==> flow/design.v <==
module C2(d00, d01, d10, d11, a1, b1, a0, b0, out);
	input d00, d01, d10, d11, a1, b1, a0, b0;
	output out;
	wire s1, s0;
	assign s1 = a1 || b1;
	assign s0 = a0 && b0;
	assign out = {s1, s0} == 2'b00 ? d00:
	     	{s1, s0} == 2'b01 ? d01:
	     	{s1, s0} == 2'b10 ? d10: d11;
endmodule
module Not(x, nx);
input x;
output nx;
C2 myc2(1'b1, 1'b1, 1'b1, 1'b0, x, x, x, x, nx);
endmodule
module Xor(a, b, c, out);
input a, b, c;
output out;
wire nc;
Not mynot(c, nc);
C2 myc2(c, nc, nc, c, a, b, a, b, out);
endmodule
module Co(a, b, c, out);
input a, b, c;
output out;
C2 myc2(1'b0, c, c, 1'b1, a, b, a, b, out);
endmodule
module FA(a, b, ci, co, res);
input a, b, ci;
output co, res;
Xor myxor(a, b, ci, res);
Co myco(a, b, ci, co);
endmodule
module And1bit(a, b, res);
input a, b;
output res;
C2 myc2(1'b0, 1'b0, 1'b0, 1'b1, a, b, a, b, res);
endmodule
module And5bit(a, b, res);
input [4:0] a, b;
output [4:0] res;
C2 myc21(1'b0, 1'b0, 1'b0, 1'b1, a[4], b[4], a[4], b[4], res[4]);
C2 myc22(1'b0, 1'b0, 1'b0, 1'b1, a[3], b[3], a[3], b[3], res[3]);
C2 myc23(1'b0, 1'b0, 1'b0, 1'b1, a[2], b[2], a[2], b[2], res[2]);
C2 myc24(1'b0, 1'b0, 1'b0, 1'b1, a[1], b[1], a[1], b[1], res[1]);
C2 myc25(1'b0, 1'b0, 1'b0, 1'b1, a[0], b[0], a[0], b[0], res[0]);
endmodule
module Or1bit(a0, a1, a2, a3, a4, a5, out);
input a0, a1, a2, a3, a4, a5;
output out;
wire w1, w2, w3, w4;
C2 myc21(1'b0, 1'b1, 1'b1, 1'b1, a0, a1, a0, a1, w1);
C2 myc22(1'b0, 1'b1, 1'b1, 1'b1, a2, a3, a2, a3, w2);
C2 myc23(1'b0, 1'b1, 1'b1, 1'b1, a4, a5, a4, a5, w3);
C2 myc24(1'b0, 1'b1, 1'b1, 1'b1, w1, w2, w1, w2, w4);
C2 myc25(1'b0, 1'b1, 1'b1, 1'b1, w4, w3, w4, w3, out);
endmodule
module Adder11(a, b, out);
	input [9:0] a, b;
	output [10:0] out;
	wire [10:0] c;
	FA FA1(a[0], b[0], 1'b0, c[0], out[0]);
	FA FA2(a[1], b[1], c[0], c[1], out[1]);
	FA FA3(a[2], b[2], c[1], c[2], out[2]);
	FA FA4(a[3], b[3], c[2], c[3], out[3]);
	FA FA5(a[4], b[4], c[3], c[4], out[4]);
	FA FA6(a[5], b[5], c[4], c[5], out[5]);
	FA FA7(a[6], b[6], c[5], c[6], out[6]);
	FA FA8(a[7], b[7], c[6], c[7], out[7]);
	FA FA9(a[8], b[8], c[7], c[8], out[8]);
	FA FA10(a[9], b[9], c[8], c[9], out[9]);
	FA FA11(a[9], b[9], c[9], c[10], out[10]);
endmodule	 
module Adder12(a, b, out);
	input [10:0] a, b;
	output [11:0] out;
	wire [11:0] c;
	FA FA1(a[0], b[0], 1'b0, c[0], out[0]);
	FA FA2(a[1], b[1], c[0], c[1], out[1]);
	FA FA3(a[2], b[2], c[1], c[2], out[2]);
	FA FA4(a[3], b[3], c[2], c[3], out[3]);
	FA FA5(a[4], b[4], c[3], c[4], out[4]);
	FA FA6(a[5], b[5], c[4], c[5], out[5]);
	FA FA7(a[6], b[6], c[5], c[6], out[6]);
	FA FA8(a[7], b[7], c[6], c[7], out[7]);
	FA FA9(a[8], b[8], c[7], c[8], out[8]);
	FA FA10(a[9], b[9], c[8], c[9], out[9]);
	FA FA11(a[10], b[10], c[9], c[10], out[10]); 
	FA FA12(a[10], b[10], c[10], c[11], out[11]);
endmodule	 
module Abs #(parameter N = 5) (a, signbit, out);
    input[N-1:0] a;
    input signbit;
    output[N-1:0] out;
    wire [10:0] tmpout;
    wire[N-1:0] not_a;
    wire co;
    genvar i;
    generate
        for (i = 0; i < N; i = i + 1) begin
            Xor xor_ins(a[i], signbit, 1'b0, not_a[i]);
        end
    endgenerate
   Adder11 adder1 ({{(10-N){1'b0}}, not_a}, {{9{1'b0}}, signbit}, tmpout);
   assign out = tmpout[N-1:0];
endmodule
module Cell(input xn, am, Sin, Cin, output Cout, Sout);
  wire t;
  And1bit myand1(xn, am, t);
  wire xortmp;
  Xor myxor(t, Sin, Cin, Sout);
  Xor myxor3(Sin, Cin, 1'b0, t1);
  And1bit myand2(t, t1, t2);
  And1bit myand3(Cin, Sin, t3);
  Or1bit myor1(t2, t3, 1'b0, 1'b0, 1'b0, 1'b0, Cout);
endmodule
module Multiplier(a_2, x_2, out);
  parameter m = 5;
  parameter n = 5;
  output [m+n-1:0] out;
  wire [m+n-1:0] product;
  input [m-1:0] a_2;
  input [n-1:0] x_2;
  wire [m-1:0] a;
  wire [n-1:0] x;
  Abs #(m) a1(a_2, a_2[m - 1], a);
  Abs #(m) a2(x_2, x_2[m - 1], x);
  wire c_partial[m*n:0] ;
  wire s_partial[m*n:0] ;
  genvar i;
  generate
    for(i=0; i<m; i=i+1)
    begin
      Cell mycell(x[0], a[i], 1'b0, 1'b0, c_partial[i], s_partial[i]);
    end
  endgenerate
  genvar j, k;
  generate
    for(k=0; k<n-1; k=k+1)
    begin
      for(j=0; j<m-1; j=j+1)
      begin
  	 Cell mycell2(x[k + 1], a[j], s_partial[m*(k + 1) + j - m + 1], c_partial[m*(k+1)+j-m], c_partial[m*(k+1)+j], s_partial[m*(k+1)+j]);
      end
    end
  endgenerate
  genvar z;
  generate
    for(z=0; z<n-1; z=z+1)
    begin
      Cell c_middle_last_col(x[z+1], a[+(m-1)], 1'b0, c_partial[m*(z+1)+(m-1)-m], c_partial[m*(z+1)+(m-1)], s_partial[m*(z+1)+(m-1)]);
    end
  endgenerate
  wire c_last_partial[m-1:0] ;
  wire s_last_partial[m-2:0] ;
  assign c_last_partial[0] = 1'b0;
  genvar l;
  generate
    for(l=0; l<m-1; l=l+1)
    begin
      FA c_last(c_partial[(n-1)*m+l], s_partial[(n-1)*m+l+1], c_last_partial[l], c_last_partial[l+1], s_last_partial[l]);
    end
  endgenerate
  generate
    for(i=0; i<n; i=i+1)
    begin
      assign product[i] = s_partial[m*i];
    end
  endgenerate
  generate
    for(i=n; i<n+m-1; i=i+1)
    begin
      assign product[i] = s_last_partial[i-n];
    end
  endgenerate
  assign product[m+n-1] = c_last_partial[m-2];
  wire signbit_res;
  Xor xor1(a_2[m-1], x_2[n-1], 1'b0, signbit_res);
  Abs #(m+n) newAbs(product, signbit_res, out);
endmodule
module Mux2to1(a, b, sel, c);
	input [4:0] a, b;
	input sel;
	output [4:0] c;
	C2 myc2(a[0], a[0], b[0], b[0], sel, sel, sel, sel, c[0]); 
	C2 myc21(a[1], a[1], b[1], b[1], sel, sel, sel, sel, c[1]);
	C2 myc22(a[2], a[2], b[2], b[2], sel, sel, sel, sel, c[2]);
	C2 myc23(a[3], a[3], b[3], b[3], sel, sel, sel, sel, c[3]);
	C2 myc24(a[4], a[4], b[4], b[4], sel, sel, sel, sel, c[4]);
endmodule    
module iszer(A, out);
input [4:0] A;
output out;
Or1bit myOr1(A[4], A[3], A[2], A[1], A[0], 1'b0, out);
endmodule
module reg5bit(a, en, clk, rst, out);
input clk, rst, en;
input [4:0] a;
output [4:0] out;
wire b4, b3, b2, b1, b0;
S2 reg4(out[4], a[4], 1'b0, 1'b0, 1'b0, 1'b0, en, en, rst, clk, b4);
S2 reg3(out[3], a[3], 1'b0, 1'b0, 1'b0, 1'b0, en, en, rst, clk, b3);
S2 reg2(out[2], a[2], 1'b0, 1'b0, 1'b0, 1'b0, en, en, rst, clk, b2);
S2 reg1(out[1], a[1], 1'b0, 1'b0, 1'b0, 1'b0, en, en, rst, clk, b1);
S2 reg0(out[0], a[0], 1'b0, 1'b0, 1'b0, 1'b0, en, en, rst, clk, b0);
assign out = {b4, b3, b2, b1, b0};
endmodule
module reg10bit(A, clk, rst, out);
input clk, rst;
input [9:0] A;
output [9:0] out;
wire b9, b8, b7, b6, b5, b4, b3, b2, b1, b0;
S2 reg9(A[9], 1'b0, 1'b0, 1'b0, 1'b0, 1'b0, 1'b0, 1'b0, rst, clk, b9);
S2 reg8(A[8], 1'b0, 1'b0, 1'b0, 1'b0, 1'b0, 1'b0, 1'b0,  rst, clk, b8);
S2 reg7(A[7], 1'b0, 1'b0, 1'b0, 1'b0, 1'b0, 1'b0, 1'b0,  rst, clk, b7);
S2 reg6(A[6], 1'b0, 1'b0, 1'b0, 1'b0, 1'b0, 1'b0, 1'b0,  rst, clk, b6);
S2 reg5(A[5], 1'b0, 1'b0, 1'b0, 1'b0, 1'b0, 1'b0, 1'b0, rst, clk, b5);
S2 reg4(A[4], 1'b0, 1'b0, 1'b0, 1'b0, 1'b0, 1'b0, 1'b0,  rst, clk, b4);
S2 reg3(A[3], 01'b0, 1'b0, 1'b0, 1'b0, 1'b0, 1'b0, 1'b0,  rst, clk, b3);
S2 reg2(A[2], 1'b0, 1'b0, 1'b0, 1'b0, 1'b0, 1'b0, 1'b0,  rst, clk, b2);
S2 reg1(A[1], 01'b0, 1'b0, 1'b0, 1'b0, 1'b0, 1'b0, 1'b0,  rst, clk, b1);
S2 reg0(A[0], 01'b0, 1'b0, 1'b0, 1'b0, 1'b0, 1'b0, 1'b0,  rst, clk, b0);
assign out = {b9, b8, b7, b6, b5, b4, b3, b2, b1, b0};
endmodule
module S2(d00, d01, d10, d11, a1, b1, a0, b0, clr, clk, out);
input d00, d01, d10, d11, a1, b1, a0, b0, clr, clk;
output reg out;
wire s1, s0, d;
assign s1 = a1 || b1;
assign s0 = a0 && b0;
assign d = {s1, s0} == 2'b00 ? d00 :
	   {s1, s0} == 2'b01 ? d01 :
	   {s1, s0} == 2'b10 ? d10 : d11;
always@(posedge clk) begin
	if (clr) out <= 1'b0;
	else out <= d;
end
endmodule
module Actfun(A, out);
input [11:0] A;
output [4:0] out;
wire lb;
wire[11:0] B;
assign lb = A[11];
C2 c0(A[11], 1'b0, 1'b0, 1'b0, lb, lb, lb, lb, B[11]);
C2 c1(A[10], 1'b0, 1'b0, 1'b0, lb, lb, lb, lb, B[10]);
C2 c2(A[9], 1'b0, 1'b0, 1'b0, lb, lb, lb, lb, B[9]);
C2 c3(A[8], 1'b0, 1'b0, 1'b0, lb, lb, lb, lb, B[8]);
C2 c4(A[7], 1'b0, 1'b0, 1'b0, lb, lb, lb, lb, B[7]);
C2 c5(A[6], 1'b0, 1'b0, 1'b0, lb, lb, lb, lb, B[6]);
C2 c6(A[5], 1'b0, 1'b0, 1'b0, lb, lb, lb, lb, B[5]);
C2 c7(A[4], 1'b0, 1'b0, 1'b0, lb, lb, lb, lb, B[4]);
C2 c8(A[3], 1'b0, 1'b0, 1'b0, lb, lb, lb, lb, B[3]);
C2 c9(A[2], 1'b0, 1'b0, 1'b0, lb, lb, lb, lb, B[2]);
C2 c10(A[1], 1'b0, 1'b0, 1'b0, lb, lb, lb, lb, B[1]);
C2 c11(A[0], 1'b0, 1'b0, 1'b0, lb, lb, lb, lb, B[0]);
assign out = {B[11], B[6:3]};
endmodule
module PU(x1, w1, x2, w2, x3, w3, x4, w4, clk, rst, out);
input [4:0] x1, x2, x3, x4, w1, w2, w3, w4;
input clk, rst;
output [4:0] out;
wire [9:0] mres1, mres2, mres3, mres4, mreg1, mreg2, mreg3, mreg4;
wire [10:0] addres1, addres2;
wire [11:0] addres3;
Multiplier mul1(x1, w1, mres1);
Multiplier mul2(x2, w2, mres2);
Multiplier mul3(x3, w3, mres3);
Multiplier mul4(x4, w4, mres4);
reg10bit reg1(mres1, clk, rst, mreg1);
reg10bit reg2(mres2, clk, rst, mreg2);
reg10bit reg3(mres3, clk, rst, mreg3);
reg10bit reg4(mres4, clk, rst, mreg4);
Adder11 add1(mreg1, mreg2, addres1);
Adder11 add2(mreg3, mreg4, addres2);
Adder12 add3(addres1, addres2, addres3);
Actfun myfun(addres3, out);
endmodule
module DataPath(clk, rst, ix1, ix2, ix3, ix4, ieps, wen, wene, sel, zer, out);
input clk, rst, wen, wene, sel;
input [4:0] ix1, ix2, ix3, ix4, ieps;
output zer;
output [4:0] out;
wire [4:0] xp1, xp2, xp3, xp4, w1, w2, w3, w4, x1, x2, x3, x4, eps, initx1, initx2, initx3, initx4;
wire zx1, zx2, zx3, zx4, nsel;
Mux2to1 mux1(ix1, xp1, sel, w1);
Mux2to1 mux2(ix2, xp2, sel, w2);
Mux2to1 mux3(ix3, xp3, sel, w3);
Mux2to1 mux4(ix4, xp4, sel, w4);
Not Not1(sel, nsel);
reg5bit my_x1(w1, wen, clk, rst, x1);
reg5bit my_x2(w2, wen, clk, rst, x2);
reg5bit my_x3(w3, wen, clk, rst, x3);
reg5bit my_x4(w4, wen, clk, rst, x4);
reg5bit my_ix1(ix1, nsel, clk, rst, initx1);
reg5bit my_ix2(ix2, nsel, clk, rst, initx2);
reg5bit my_ix3(ix3, nsel, clk, rst, initx3);
reg5bit my_ix4(ix4, nsel, clk, rst, initx4);
reg5bit my_eps(ieps, wene, clk, rst, eps);
wire [4:0] one2c = 4'b01000;
PU PU1(x1, one2c, x2, eps, x3, eps, x4, eps, clk, rst, xp1);
PU PU2(x1, eps, x2, one2c, x3, eps, x4, eps, clk, rst, xp2);
PU PU3(x1, eps, x2, eps, x3, one2c, x4, eps, clk, rst, xp3);
PU PU4(x1, eps, x2, eps, x3, eps, x4, one2c, clk, rst, xp4);
iszer zerx1(x1, zx1);
iszer zerx2(x2, zx2);
iszer zerx3(x3, zx3);
iszer zerx4(x4, zx4);
wire [4:0] resx1, resx2, resx3, resx4;
And5bit myand1({5{zx1}}, initx1, resx1);
And5bit myand2({5{zx2}}, initx2, resx2);
And5bit myand3({5{zx3}}, initx3, resx3);
And5bit myand4({5{zx4}}, initx4, resx4);
Or1bit myor1(resx1[0], resx2[0], resx3[0], resx4[0], 1'b0, 1'b0, out[0]);
Or1bit myor2(resx1[1], resx2[1], resx3[1], resx4[1], 1'b0, 1'b0, out[1]);
Or1bit myor3(resx1[2], resx2[2], resx3[2], resx4[2], 1'b0, 1'b0, out[2]);
Or1bit myor4(resx1[3], resx2[3], resx3[3], resx4[3], 1'b0, 1'b0, out[3]);
Or1bit myor5(resx1[4], resx2[4], resx3[4], resx4[4], 1'b0, 1'b0, out[4]);
wire rega1, rega2, rega3, rega4, rega5, rega6;
And1bit myand5(zx1, zx2, rega1);
And1bit myand6(zx1, zx3, rega2);
And1bit myand7(zx1, zx4, rega3);
And1bit myand8(zx2, zx3, rega4);
And1bit myand9(zx2, zx4, rega5);
And1bit myand10(zx3, zx4, rega6);
Or1bit mynewor(rega1, rega2, rega3, rega4, rega5, rega6, zer);
endmodule
module controller(clk, rst, start, zer, wen, wenep, sel, done);
	input clk, rst, start, zer;
	output wen, wenep, sel, done;
	wire Q1, Q2, Q3, Q21, Q22, Q23, Q31, Q32, wen2;
	S2 newQ1(1'b0, 1'b1, 1'b0, 1'b0, Q1, zer, Q2, Q3, rst, clk, Q1);
	C2 newQ21(1'b0, 1'b0, 1'b1, 1'b0, Q2, Q2, Q3, Q3, Q21);
	C2 newQ22(1'b0, 1'b0, 1'b0, 1'b1, Q2, Q2, zer, zer, Q22);
	C2 newQ23(1'b0, 1'b1, 1'b0, 1'b0, Q2, start, Q3, Q3, Q23);
	S2 newQ2(Q23, Q23, 1'b1, 1'b1, Q21, Q22, 1'b1, 1'b1, rst, clk, Q2);
	C2 newQ31(1'b0, 1'b0, 1'b1, 1'b0, Q2, Q2, Q3, Q3, Q31);
	C2 newQ32(1'b0, 1'b1, 1'b0, 1'b0, Q1, Q2, start, start, Q32);
	S2 newQ3(1'b0, 1'b0, 1'b1, 1'b1, Q31, Q32, 1'b1, 1'b1, rst, clk, Q3);
	C2 newwen1(1'b0, 1'b1, 1'b0, 1'b0, Q1, Q2, Q3, Q3, wenep);
	C2 newwen2(1'b0, 1'b1, 1'b0, 1'b0, Q1, Q1, Q2, Q3, sel);
	C2 newwen(1'b0, 1'b0, 1'b1, 1'b1, wenep, sel, 1'b1, 1'b1, wen);
	C2 newdone(1'b0, 1'b1, 1'b0, 1'b0, Q2, Q3, Q1, Q1, done);
endmodule
module maxfinder(clk, rst, start, x1, x2, x3, x4, eps, done, result);
input clk, start, rst;
input [4:0] x1, x2, x3, x4, eps;
output done;
output [4:0] result;
wire wen, wenep, sel, zer;
DataPath datapath(clk, rst, x1, x2, x3, x4, eps, wen, wenep, sel, zer, result);
controller con(clk, rst, start, zer, wen, wenep, sel, done);
endmodule
======== Tool chain data of maxfinder ========
Each step is given for the RTL above and for the edited RTL.
Lines under "original" count in the file above, lines under "edited" in the edited file.
"difference": "edited" minus "original" as printed here. "rel. change": 100 x difference / "original".
Cell names lack the library's common part.
The mark -- stands for no value.
design
  top module .............................. maxfinder
  clock input ............................. clk
  library ................................. sky130hd
  corner .................................. tt_025C_1v80

======== Diff ========
The edit as a unified diff against the file above.
This change comes from a script, not from a designer. The edited design behaves differently; no optimisation was intended.
begin of diff
@@ -343,9 +343,11 @@
 	C2 newdone(1'b0, 1'b1, 1'b0, 1'b0, Q2, Q3, Q1, Q1, done);
 endmodule
-module maxfinder(clk, rst, start, x1, x2, x3, x4, eps, done, result);
+module maxfinder(clk, rst, start, x1, x2_in, x3, x4, eps, done, result);
 input clk, start, rst;
-input [4:0] x1, x2, x3, x4, eps;
+input [4:0] x1, x2_in, x3, x4, eps;
 output done;
 output [4:0] result;
+reg [4:0] x2;
+always @(posedge clk) x2 <= x2_in;
 wire wen, wenep, sel, zer;
 DataPath datapath(clk, rst, x1, x2, x3, x4, eps, wen, wenep, sel, zer, result);
end of diff

======== After elaboration ========
Yosys after proc, flatten, opt, wreduce and memory -nomap, before mapping. Memory bits, and registers merged into a memory's read port (data or address), are not among the register bits. Print and check cells are not counted.
word-level totals
  item                        original  edited  difference  rel. change (%)
  register bits               128       133     +5          +3.91
  output and inout port bits  6         6       0           0.00
  cells after elaboration     12111     12112   +1          +0.01
operators by class
  item                           original  edited  difference  rel. change (%)
  reduce/logical cells           3964      3964    0           0.00
  equality and inequality tests  2308      2308    0           0.00
  muxes and demuxes              5711      5711    0           0.00
Operator kinds equal on both sides are left out: 7.

======== Logic depth ========
Yosys ltp: most cells in a row. Word level: on the elaborated netlist, between registers, memories and ports. Mapped: between sequential cells and ports; inverters and the memories' decode and read muxes count.
logic depth
  item                          original  edited  difference  rel. change (%)
  depth after elaboration       125       125     0           0.00
  ABC_AREA                      0         0       --          --
  mapped depth                  31        29      -2          -6.45
  mapped depth without buffers  31        29      -2          -6.45

======== After synthesis ========
Yosys stat after the flow's synthesis: flattened, memories mapped to cells. It holds for the ABC_AREA given above (unset counts as 0); a run with the other value may have another netlist.
mapped netlist
  item                  original  edited   difference  rel. change (%)
  cells in the netlist  1384      1368     -16         -1.16
  mapped area (µm²)     12532.0   12600.8  +68.8       +0.55
  mapped flip-flops     116       121      +5          +4.31
cell types
  cell type  original  edited  difference  rel. change (%)
  nor2_1     55        41      -14         -25.45
  dfxtp_1    116       121     +5          +4.31
  a211oi_1   12        7       -5          -41.67
  a31oi_1    9         4       -5          -55.56
  mux2i_1    6         11      +5          +83.33
  a211o_1    5         0       -5          -100.00
  inv_2      4         0       -4          -100.00
  a221oi_1   0         4       +4          --
  a21oi_1    76        73      -3          -3.95
  a21o_1     9         6       -3          -33.33
  or3_1      6         3       -3          -50.00
  o21bai_1   4         7       +3          +75.00
  o31ai_2    0         3       +3          --
  and2_1     71        73      +2          +2.82
  nor2b_1    57        55      -2          -3.51
  nand3_1    11        13      +2          +18.18
  a21boi_0   4         2       -2          -50.00
  buf_1      4         6       +2          +50.00
Cell types equal on both sides are left out: 17.
The list need not be complete.
By module: a second synthesis without flattening, with its own total; a netlist apart from the flattened one above.
unflattened totals
  item                                           original  edited    difference  rel. change (%)
  cell total of the unflattened synthesis        33578     33583     +5          +0.01
  area total of the unflattened synthesis (µm²)  282229.4  282329.5  +100.1      +0.04
Each row is one instance without its submodules.
by module, original
  module      cells  area (µm²)  seq. area (µm²)  times used
  C2          3      30.0        0.0              7782
  Not         2      7.5         0.0              1865
  S2          5      63.8        20.0             208
  And1bit     2      7.5         0.0              1206
  Co          2      7.5         0.0              728
  Or1bit      2      7.5         0.0              410
  Cell        1      3.8         0.0              400
  reg10bit    11     78.8        0.0              16
  reg5bit     6      41.3        0.0              9
  Adder11     1      3.8         0.0              56
  Abs (N=5)   1      3.8         0.0              32
  Abs (N=10)  1      3.8         0.0              16
  Multiplier  1      3.8         0.0              16
  And5bit     2      7.5         0.0              4
original: Modules not listed: 10.
by module, edited
  module      cells  area (µm²)  seq. area (µm²)  times used
  C2          3      30.0        0.0              7782
  Not         2      7.5         0.0              1865
  S2          5      63.8        20.0             208
  And1bit     2      7.5         0.0              1206
  Co          2      7.5         0.0              728
  Or1bit      2      7.5         0.0              410
  Cell        1      3.8         0.0              400
  reg10bit    11     78.8        0.0              16
  reg5bit     6      41.3        0.0              9
  Adder11     1      3.8         0.0              56
  Abs (N=5)   1      3.8         0.0              32
  maxfinder   5      100.1       100.1            1
  Abs (N=10)  1      3.8         0.0              16
  Multiplier  1      3.8         0.0              16
edited: Modules not listed: 10.

======== Path before layout ========
Source: OpenSTA report_checks on the synthesized netlist (no wires, ideal clock, input and output delay 20% of the period each), path of least setup slack; recovery checks are left aside. Register names are those of the netlist, which keeps one name where synthesis merged equal registers.
path after synthesis
  item                               original                     edited                       difference  rel. change (%)
  kind                               register to register         register to register         --          --
  start                              reg (name not given)         reg (name not given)         --          --
  end                                reg datapath.my_x1.reg1.out  reg datapath.my_x2.reg0.out  --          --
  launch time at the first pin (ns)  0.000                        0.000                        0.000       --
  clock period (ns)                  9.0                          9.0                          0.0         0.00
  driving pins on the path           25                           26                           +1          +4.00
  delay of the path (ns)             5.912                        6.079                        +0.167      +2.82
  arrival (ns)                       5.812                        5.993                        +0.181      +3.11
  path slack (ns)                    3.088                        2.922                        -0.166      --
  setup time (ns)                    0.100                        0.086                        -0.014      --
  path buffers                       0                            0                            0           --
  synthesis period reached (ns)      5.912                        6.078                        +0.166      +2.81
"delay of the path" is the arrival time less input delay plus setup time.
"driving pins on the path" counts driving pins, that of a launching flip-flop among them; a cell with two outputs on the path counts twice.
"synthesis period reached" = period - worst setup slack (recovery checks aside). The figure is calculated, with input and output delays left at 20% of the set period.
The rows between start and end are the longest chain of elaborated cells between them; the timing report does not say that the signal goes this way. Where chains are equally long, one stands for them.
A line is the first line of the expression or statement that the cell stems from. Yosys adds cells for indexed reads and writes and turns some case tables into memories.
on the way, after synthesis, original
  cells stage by stage .................... dfxtp_1 inv_1 ha_1 ha_1 a211oi_1 fa_1 inv_1 fa_1 fa_1 fa_1 fa_1 inv_1 fa_1 fa_1 inv_1 ha_1 a21boi_0 o31a_1 ha_1 a21oi_1 o21ai_0 a21oi_1 nor2_1 a211o_1 a2111oi_4
  length of the longest elaborated chain .. 54
  elaborated cells on any way between the ends .. 220
ends and longest elaborated chain, after synthesis, original
  item               RTL line  text
  1-bit logical AND  6         assign s0 = a0 && b0;
  2-bit == test      9         {s1, s0} == 2'b10 ? d10: d11;
  1-bit 2-to-1 mux   9
  1-bit 2-to-1 mux   8         {s1, s0} == 2'b01 ? d01:
  1-bit 2-to-1 mux   7         assign out = {s1, s0} == 2'b00 ? d00:
  2-bit == test      9
  1-bit 2-to-1 mux   9
  [40 not listed]    --
  1-bit 2-to-1 mux   7
  2-bit zero test    7
  1-bit 2-to-1 mux   7
  1-bit 2-to-1 mux   8
  1-bit 2-to-1 mux   7
  1-bit 2-to-1 mux   232       {s1, s0} == 2'b01 ? d01 :
  1-bit 2-to-1 mux   231       assign d = {s1, s0} == 2'b00 ? d00 :
  end: assignment    235       if (clr) out <= 1'b0;
  end: assignment    236       else out <= d;
  end: declaration   227       output reg out;
on the way, after synthesis, edited
  cells stage by stage .................... dfxtp_1 inv_1 ha_1 ha_1 a211oi_1 fa_1 inv_1 fa_1 fa_1 fa_1 fa_1 inv_1 fa_1 fa_1 inv_1 ha_1 a21boi_0 o31a_1 ha_1 a21o_1 a221oi_1 o21ai_0 or4_1 o21bai_4 a221oi_1 a211oi_1
  length of the longest elaborated chain .. 54
  elaborated cells on any way between the ends .. 220
ends and longest elaborated chain, after synthesis, edited
  item               RTL line  text
  1-bit logical AND  6         assign s0 = a0 && b0;
  2-bit == test      9         {s1, s0} == 2'b10 ? d10: d11;
  1-bit 2-to-1 mux   9
  1-bit 2-to-1 mux   8         {s1, s0} == 2'b01 ? d01:
  1-bit 2-to-1 mux   7         assign out = {s1, s0} == 2'b00 ? d00:
  2-bit == test      9
  1-bit 2-to-1 mux   9
  [40 not listed]    --
  1-bit 2-to-1 mux   7
  2-bit zero test    7
  1-bit 2-to-1 mux   7
  1-bit 2-to-1 mux   8
  1-bit 2-to-1 mux   7
  1-bit 2-to-1 mux   232       {s1, s0} == 2'b01 ? d01 :
  1-bit 2-to-1 mux   231       assign d = {s1, s0} == 2'b00 ? d00 :
  end: assignment    235       if (clr) out <= 1'b0;
  end: assignment    236       else out <= d;
  end: declaration   227       output reg out;

======== Path in the finished layout ========
From the final timing report of the runs of pair 1: the path of least setup slack in the routed layout; clock arrival at registers is part of the times.
path after layout
  item                               original                     edited                       difference  rel. change (%)
  kind                               register to register         register to register         --          --
  start                              reg (name not given)         reg (name not given)         --          --
  end                                reg datapath.my_x1.reg1.out  reg datapath.my_x2.reg0.out  --          --
  clock period (ns)                  9.0                          9.0                          0.0         0.00
  path buffers                       0                            0                            0           --
  setup time (ns)                    0.10                         0.08                         -0.02       --
  arrival (ns)                       6.78                         6.96                         +0.18       +2.65
  path slack (ns)                    2.55                         2.38                         -0.17       --
  launch time at the first pin (ns)  0.43                         0.42                         -0.01       -2.33
  driving pins on the path           27                           26                           -1          -3.70
The rows between start and end are the longest chain of elaborated cells between them; the timing report does not say that the signal goes this way. Where chains are equally long, one stands for them.
on the way, after layout, original
  cells stage by stage .................... dfxtp_1 inv_1 ha_1 ha_1 a211oi_1 fa_1 inv_1 fa_1 fa_1 fa_1 fa_1 inv_1 fa_1 fa_1 inv_1 ha_1 a21oi_1 o21ai_0 o31a_1 inv_1 ha_1 a21oi_1 o21ai_0 a21oi_1 nor2_1 a211o_1 a2111oi_4
  length of the longest elaborated chain .. 54
  elaborated cells on any way between the ends .. 220
ends and longest elaborated chain, after layout, original
  item               RTL line  text
  1-bit logical AND  6         assign s0 = a0 && b0;
  2-bit == test      9         {s1, s0} == 2'b10 ? d10: d11;
  1-bit 2-to-1 mux   9
  1-bit 2-to-1 mux   8         {s1, s0} == 2'b01 ? d01:
  1-bit 2-to-1 mux   7         assign out = {s1, s0} == 2'b00 ? d00:
  2-bit == test      9
  1-bit 2-to-1 mux   9
  [40 not listed]    --
  1-bit 2-to-1 mux   7
  2-bit zero test    7
  1-bit 2-to-1 mux   7
  1-bit 2-to-1 mux   8
  1-bit 2-to-1 mux   7
  1-bit 2-to-1 mux   232       {s1, s0} == 2'b01 ? d01 :
  1-bit 2-to-1 mux   231       assign d = {s1, s0} == 2'b00 ? d00 :
  end: assignment    235       if (clr) out <= 1'b0;
  end: assignment    236       else out <= d;
  end: declaration   227       output reg out;
on the way, after layout, edited
  cells stage by stage .................... dfxtp_1 inv_1 ha_1 ha_1 a211oi_1 fa_1 inv_1 fa_1 fa_1 fa_1 fa_1 inv_1 fa_1 fa_1 inv_1 ha_1 a21boi_0 o31a_1 ha_1 a21o_1 a221oi_1 o21ai_0 or4_1 o21bai_4 a221oi_1 a211oi_1
  length of the longest elaborated chain .. 54
  elaborated cells on any way between the ends .. 220
ends and longest elaborated chain, after layout, edited
  item               RTL line  text
  1-bit logical AND  6         assign s0 = a0 && b0;
  2-bit == test      9         {s1, s0} == 2'b10 ? d10: d11;
  1-bit 2-to-1 mux   9
  1-bit 2-to-1 mux   8         {s1, s0} == 2'b01 ? d01:
  1-bit 2-to-1 mux   7         assign out = {s1, s0} == 2'b00 ? d00:
  2-bit == test      9
  1-bit 2-to-1 mux   9
  [40 not listed]    --
  1-bit 2-to-1 mux   7
  2-bit zero test    7
  1-bit 2-to-1 mux   7
  1-bit 2-to-1 mux   8
  1-bit 2-to-1 mux   7
  1-bit 2-to-1 mux   232       {s1, s0} == 2'b01 ? d01 :
  1-bit 2-to-1 mux   231       assign d = {s1, s0} == 2'b00 ? d00 :
  end: assignment    235       if (clr) out <= 1'b0;
  end: assignment    236       else out <= d;
  end: declaration   227       output reg out;

======== Flow runs ========
Runs of the flow (Yosys, OpenROAD) on both versions; the two runs of a pair have the same settings. The constraints put input and output delay at 20% of the set period each and load the outputs with 0.01 pF.
settings, pair 1
  CORE_UTILIZATION ........................ 40
  period_ns ............................... 9.0
  CAP_MARGIN .............................. 20
  CORE_MARGIN ............................. 2
  SLEW_MARGIN ............................. 20
measured results, pair 1
  item                                       original  edited    difference  rel. change (%)
  utilization in the final report            0.448     0.45      +0.002      --
  worst hold slack in the final report (ns)  0.451     0.453     +0.002      --
  setup TNS (ns)                             0.000     0.000     0.000       --
  clock period achieved (ns)                 6.452     6.621     +0.169      +2.62
  full die area (µm²)                        32761.0   32938.6   +177.6      +0.54
  post-synthesis cell area (µm²)             12532.0   12600.8   +68.8       +0.55
  total power after layout (W)               0.002547  0.002532  -0.000015   -0.59
  std-cell area (final layout) (µm²)         13787.0   13883.3   +96.3       +0.70
  setup slack of the worst path (ns)         2.548     2.379     -0.169      --
settings, pair 2
  CAP_MARGIN .............................. 20
  CELL_PAD_IN_SITES_DETAIL_PLACEMENT ...... 0
  CELL_PAD_IN_SITES_GLOBAL_PLACEMENT ...... 3
  CORE_ASPECT_RATIO ....................... 0.78
  CORE_UTILIZATION ........................ 30
  CTS_CLUSTER_DIAMETER .................... 164
  GPL_ROUTABILITY_DRIVEN .................. 1
  SETUP_SLACK_MARGIN ...................... 1.46
  TNS_END_PERCENT ......................... 70
  period_ns ............................... 5.84
  CORE_MARGIN ............................. 2
  SLEW_MARGIN ............................. 20
measured results, pair 2
  item                                       original  edited    difference  rel. change (%)
  utilization in the final report            0.378     0.373     -0.005      --
  worst hold slack in the final report (ns)  0.450     0.452     +0.002      --
  setup TNS (ns)                             0.000     0.000     0.000       --
  clock period achieved (ns)                 5.625     5.828     +0.203      +3.61
  full die area (µm²)                        43437.3   43671.4   +234.1      +0.54
  post-synthesis cell area (µm²)             12532.0   12600.8   +68.8       +0.55
  total power after layout (W)               0.004597  0.004315  -0.000282   -6.13
  std-cell area (final layout) (µm²)         15686.3   15473.6   -212.7      -1.36
  setup slack of the worst path (ns)         0.215     0.012     -0.203      --
"clock period achieved": clock period set for the run, less the worst setup slack. It is reckoned from that one timing run; input and output delays stay at 20% of the period that was set.
"total power after layout" rests on the timing tool's default activity at the inputs, not on a simulated workload.
